==> flow/design.v <==
`timescale 1ns/1ps
module solution (
    input clk,
    input rst,
    input row_valid,
    input [281:0] row_data,
    output reg [63:0] splitters_hit,
    output reg done
);
    localparam WIDTH = 141;
    localparam HEIGHT = 142;
    localparam ROW_BITS = 282;
    reg [31:0] y;
    reg [WIDTH-1:0] active_mask;
    reg [ROW_BITS-1:0] current_row_data;
    wire [WIDTH-1:0] next_active;
    wire [15:0]      row_hit_count;  
    genvar i;
    wire [WIDTH-1:0] effective_active;
    wire [WIDTH-1:0] is_split;
    wire [WIDTH-1:0] beam_throwing_left;  
    wire [WIDTH-1:0] beam_throwing_right;  
    wire [WIDTH-1:0] beam_passing_down;    
    generate
        for (i=0; i<WIDTH; i=i+1) begin : cells
            wire [1:0] code = current_row_data[2*i+1 : 2*i];
            assign is_split[i] = (code == 2'd1);
            wire is_source = (code == 2'd2);
            assign effective_active[i] = active_mask[i] | is_source;
            assign beam_throwing_left[i]  = effective_active[i] & is_split[i];
            assign beam_throwing_right[i] = effective_active[i] & is_split[i];
            assign beam_passing_down[i]   = effective_active[i] & (~is_split[i]);
        end
    endgenerate
    generate
        for (i=0; i<WIDTH; i=i+1) begin : routing
            wire from_left;
            wire from_right;
            wire from_up;
            if (i == 0) assign from_left = 0;
            else assign from_left = beam_throwing_right[i-1];  
            if (i == WIDTH-1) assign from_right = 0;
            else assign from_right = beam_throwing_left[i+1];  
            assign from_up = beam_passing_down[i];
            assign next_active[i] = from_left | from_right | from_up;
        end
    endgenerate
    reg [15:0] pop_count;
    integer k;
    always @(*) begin
        pop_count = 0;
        for (k=0; k<WIDTH; k=k+1) begin
            if (effective_active[k] && is_split[k]) begin
                pop_count = pop_count + 1;
            end
        end
    end
    always @(posedge clk) begin
        if (rst) begin
            y <= 0;
            active_mask <= 0;
            splitters_hit <= 0;
            done <= 0;
        end else begin
            if (!done && row_valid) begin
                splitters_hit <= splitters_hit + pop_count;
                active_mask <= next_active;
                if (y == HEIGHT - 1) begin
                    done <= 1;
                end else begin
                    y <= y + 1;
                end
            end
        end
    end
    always @(*) begin
        current_row_data = row_data;
    end
endmodule
# [Reports on solution]
# What the tools print for solution, step after step.
# Lines are those of the file above, counted from 1.
# Operators: Yosys type, input widths -> output width; for muxes data width and select width s.
# Library cell names are shortened.
# The mark - stands for no value.
[inputs] top="solution" clk_port="clk" lib="sky130hd" corner="tt_025C_1v80"

# [Word-level counts]
# Source: Yosys, flattened and elaborated, memories not mapped. Widths are those after wreduce. Registers that Yosys merges into a memory's read port (data or address) are not register bits. Print and check cells do not count. Equal cells are merged and count once.
[bits] latchBits=0 reg_bits=238 clocked_rd_ports_x_width=0 mem_count=0 out_inout_bits=65 elab_cells=1560 ramBits=0 inputBits=285 romBits=0
[op_classes] eq_ne=283 addsub=142 n_shift=0 bitwise=845 cmp=0 div_mod_pow=0 reduce_logical=145 mul=0 mux=141
[op_table] cell="$add 16x1->16 const B" count=140
[op_table] cell="$mux 16" count=140
[op_table] cell="$or 1x1->1" count=421
[op_table] cell="$and 1x1->1" count=282
[op_table] cell="$eq 2x1->1 const B" count=141
[op_table] cell="$eq 2x2->1 const B" count=141
[op_table] cell="$logic_and 1x1->1" count=142
[op_table] cell="$not 1->1" count=142
[op_table] cell="$add 64x16->64" count=1
[op_table] cell="$add 32x1->32 const B" count=1
[op_table] cell="$eq 32x8->1 const B" count=1
[op_table] cell="$reduce_and 2->1" count=2
[op_table] cell="$logic_not 1->1" count=1
[op_table] cell="$mux 1" count=1

# [Longest topological paths]
# Yosys ltp: most cells in a row. Word level: on the elaborated netlist, between registers, memories and ports. Mapped: between sequential cells and ports; inverters and the memories' decode and read muxes count.
[depth] word_depth=285 abc_area=0 ltp_mapped=471

# [Netlist]
# The flow's flattened synthesis, as Yosys stat reports it; memories are mapped. The netlist is that of the ABC_AREA named above (0 if unset); the other value can give another one.
# Totals and module areas in this step are rounded.
[mapped] sequential_area_um2=4765 cell_count=7969 area_um2=58040 ff_cells=238
[by_type] cell_type="xnor2_1" count=893 type_area_um2=7.82E+03
[by_type] cell_type="dfxtp_1" count=238 type_area_um2=4764.57
[by_type] cell_type="xor2_1" count=421 type_area_um2=3.69E+03
[by_type] cell_type="nor2_1" count=958 type_area_um2=3.6E+03
[by_type] cell_type="nand2_1" count=850 type_area_um2=3190.56
[by_type] cell_type="xnor3_1" count=134 type_area_um2=3.02E+03
[by_type] cell_type="ha_1" count=160 type_area_um2=2001.92
[by_type] cell_type="a21oi_1" count=326 type_area_um2=1.63E+03
[by_type] cell_type="o21ai_0" count=295 type_area_um2=1.48E+03
[by_type] cell_type="nor2b_1" count=223 type_area_um2=1.4E+03
[by_type] cell_type="nand3_1" count=266 type_area_um2=1.33E+03
[by_type] cell_type="a311oi_1" count=136 type_area_um2=1.19E+03
[by_type] cell_type="nand3b_1" count=152 type_area_um2=1.14E+03
[by_type] cell_type="nor3_1" count=219 type_area_um2=1.1E+03
[by_type] cell_type="inv_1" count=290 type_area_um2=1.09E+03
[by_type] cell_type="mux2i_1" count=109 type_area_um2=1.09E+03
[by_type] cell_type="nand2b_1" count=171 type_area_um2=1.07E+03
[by_type] cell_type="xnor2_2" count=62 type_area_um2=1.01E+03
# Not listed: further types 133, cells in them 2066.

# [Worst setup path after synthesis]
# OpenSTA on the mapped netlist: ideal clock, no wires. The path of least setup slack (recovery checks aside). Input and output delay are each 20% of the period. Register names are those of the netlist, which keeps one name where synthesis merged equal registers.
[synth_path] path_type="in2reg" startpoint="in row_data[3]" endpoint="reg splitters_hit[58]" launch_ns=20.000 t_arrival_ns=100.190 path_stages=454 period_ns=100.0 delay_ns=80.318 path_slack_ns=-0.317 setup_ns=0.128 period_less_setup_slack_ns=100.317
# "delay_ns" is the arrival time less input delay plus setup time.
# "path_stages": output pins that drive a net of the path, with the launching flip-flop's if there is one; two outputs of one cell count as two.
# "period_less_setup_slack_ns" = period - worst setup slack (recovery checks aside). The figure is calculated, with input and output delays left at 20% of the set period.
# Between the ends stands the longest chain of elaborated cells between them, by number of cells; it is not shown to be the way that was timed. Of several equally long chains one is given.
# Each line given opens the expression or statement behind the cell; cells for indexed reads and writes are added by Yosys, which also makes memories of some case tables.
[synth_via] cell_sequence="nand3b_1 -> ha_1 -> inv_1 -> xnor3_2 -> ha_1 -> nor4bb_1 -> a21oi_1 -> ha_1 -> nor4bb_1 -> a21o_1 -> a31oi_1 -> xnor2_1 -> a21oi_1 -> ha_1 -> or4bb_1 -> o311ai_1 -> a22oi_1 -> ha_1 -> [418 not listed] -> nand3b_1 -> nand2_1 -> xor2_1 -> or3_1 -> or3_1 -> a21oi_1 -> xnor3_1 -> ha_1 -> o21ai_0 -> a21oi_1 -> nand4_1 -> nor3_1 -> and3_1 -> clkbuf_1 -> nor2b_1 -> nand4_1 -> xor2_1 -> nor2_1" elab_chain_cells=283
[synth_lines] element="start, declared" line_no=6 rtl="input [281:0] row_data,"
[synth_lines] element="$eq 2x2->1" line_no=28 rtl="wire is_source = (code == 2'd2);"
[synth_lines] element="$or 1x1->1" line_no=29 rtl="assign effective_active[i] = active_mask[i] | is_source;"
[synth_lines] element="$logic_and 1x1->1" line_no=53 rtl="if (effective_active[k] && is_split[k]) begin"
[synth_lines] element="$mux 16" line_no=53
[synth_lines] element="$add 16x1->16" line_no=54 rtl="pop_count = pop_count + 1;"
[synth_lines] element="$mux 16" line_no=53
[synth_lines] element="$add 16x1->16" line_no=54
[synth_lines] element="[269 not listed]"
[synth_lines] element="$add 16x1->16" line_no=54
[synth_lines] element="$mux 16" line_no=53
[synth_lines] element="$add 16x1->16" line_no=54
[synth_lines] element="$mux 16" line_no=53
[synth_lines] element="$add 16x1->16" line_no=54
[synth_lines] element="$mux 16" line_no=53
[synth_lines] element="$add 64x16->64" line_no=66 rtl="splitters_hit <= splitters_hit + pop_count;"
[synth_lines] element="end, assigned" line_no=62 rtl="splitters_hit <= 0;"
[synth_lines] element="end, assigned" line_no=66
[synth_lines] element="end, declared" line_no=7 rtl="output reg [63:0] splitters_hit,"

# [Worst path after layout]
# Path of least setup slack in the final report of flow run 1 (OpenROAD, finished layout, wires in). Where an end is a register, its clock arrival counts in the times.
[layout_path] path_type="in2reg" startpoint="in row_data[1]" endpoint="reg splitters_hit[58]" path_slack_ns=-28.65 setup_ns=0.14 launch_ns=11.12 period_ns=55.6 t_arrival_ns=84.73 path_stages=455
# Between the ends stands the longest chain of elaborated cells between them, by number of cells; it is not shown to be the way that was timed. Of several equally long chains one is given.
[layout_via] cell_sequence="buf_6 -> nand3b_1 -> ha_4 -> xnor2_4 -> xor2_2 -> nand2_1 -> nand2_2 -> ha_4 -> nor4bb_4 -> a21oi_2 -> ha_4 -> nor4bb_4 -> a21o_1 -> a31oi_4 -> xnor2_2 -> a21oi_2 -> ha_1 -> or4bb_4 -> [419 not listed] -> xnor2_1 -> mux2i_2 -> xor2_1 -> or3_4 -> or3_4 -> a21oi_2 -> xnor3_1 -> ha_4 -> o21ai_2 -> a21oi_2 -> buf_12 -> nand4_1 -> nor3_4 -> and3_4 -> nor2b_4 -> nand4_1 -> xor2_1 -> nor2_1" elab_chain_cells=285
[layout_lines] element="start, declared" line_no=6 rtl="input [281:0] row_data,"
[layout_lines] element="$eq 2x2->1" line_no=28 rtl="wire is_source = (code == 2'd2);"
[layout_lines] element="$or 1x1->1" line_no=29 rtl="assign effective_active[i] = active_mask[i] | is_source;"
[layout_lines] element="$logic_and 1x1->1" line_no=53 rtl="if (effective_active[k] && is_split[k]) begin"
[layout_lines] element="$mux 1" line_no=53
[layout_lines] element="$add 16x1->16" line_no=54 rtl="pop_count = pop_count + 1;"
[layout_lines] element="$mux 16" line_no=53
[layout_lines] element="$add 16x1->16" line_no=54
[layout_lines] element="[271 not listed]"
[layout_lines] element="$add 16x1->16" line_no=54
[layout_lines] element="$mux 16" line_no=53
[layout_lines] element="$add 16x1->16" line_no=54
[layout_lines] element="$mux 16" line_no=53
[layout_lines] element="$add 16x1->16" line_no=54
[layout_lines] element="$mux 16" line_no=53
[layout_lines] element="$add 64x16->64" line_no=66 rtl="splitters_hit <= splitters_hit + pop_count;"
[layout_lines] element="end, assigned" line_no=62 rtl="splitters_hit <= 0;"
[layout_lines] element="end, assigned" line_no=66
[layout_lines] element="end, declared" line_no=7 rtl="output reg [63:0] splitters_hit,"

# Settings and measured results of 3 stored flow runs for module solution (sky130hd), not sorted in any way. The constraints put input and output delay at 20% of the set period each and load the outputs with 0.01 pF.
# "achievedPeriod_ns": clock period set for the run, less the worst setup slack. It is reckoned from that one timing run; input and output delays stay at 20% of the period that was set.
# "critical_path_time_ns" means the part of the period allowed to the worst setup path (the constraints hold back 20% at inputs and 20% at outputs) less its slack; where the path has registers, the arrival times of their clocks count too.
# The measured numbers are rounded.
run="flow run 1" settings period_ns=55.6 CAP_MARGIN=20 CORE_MARGIN=2 CORE_UTILIZATION=40 SLEW_MARGIN=20
run="flow run 1" results final_stdcell_area_um2=86600 ys_area_um2=58040 achievedPeriod_ns=84.250 setupTns_ns=-1768 total_die_area_um2=148200 critical_path_time_ns=73.13 worst_path_kind="in2reg" worstSetupSlack_ns=-28.65 layout_utilization_pct=60.2
run="flow run 2" settings ABC_AREA=1 CELL_PAD_IN_SITES_DETAIL_PLACEMENT=1 CELL_PAD_IN_SITES_GLOBAL_PLACEMENT=2 CORE_ASPECT_RATIO=1.63 CORE_UTILIZATION=37 MAX_ROUTING_LAYER="met5" PLACE_DENSITY_LB_ADDON=0.29 period_ns=149.0 CAP_MARGIN=20 CORE_MARGIN=2 SLEW_MARGIN=20
run="flow run 2" results ys_area_um2=56760 layout_utilization_pct=41.9 achievedPeriod_ns=124.647 total_die_area_um2=156600 worstSetupSlack_ns=24.35 setupTns_ns=0.000 final_stdcell_area_um2=63920 critical_path_time_ns=94.85 worst_path_kind="in2reg"
run="flow run 3" settings ABC_AREA=1 CORE_UTILIZATION=37 MAX_ROUTING_LAYER="met4" period_ns=149.0 CAP_MARGIN=20 CORE_MARGIN=2 SLEW_MARGIN=20
run="flow run 3" results layout_utilization_pct=42.1 total_die_area_um2=156600 final_stdcell_area_um2=63990 achievedPeriod_ns=123.123 critical_path_time_ns=93.32 worst_path_kind="in2reg" worstSetupSlack_ns=25.88 setupTns_ns=0.000 ys_area_um2=56760
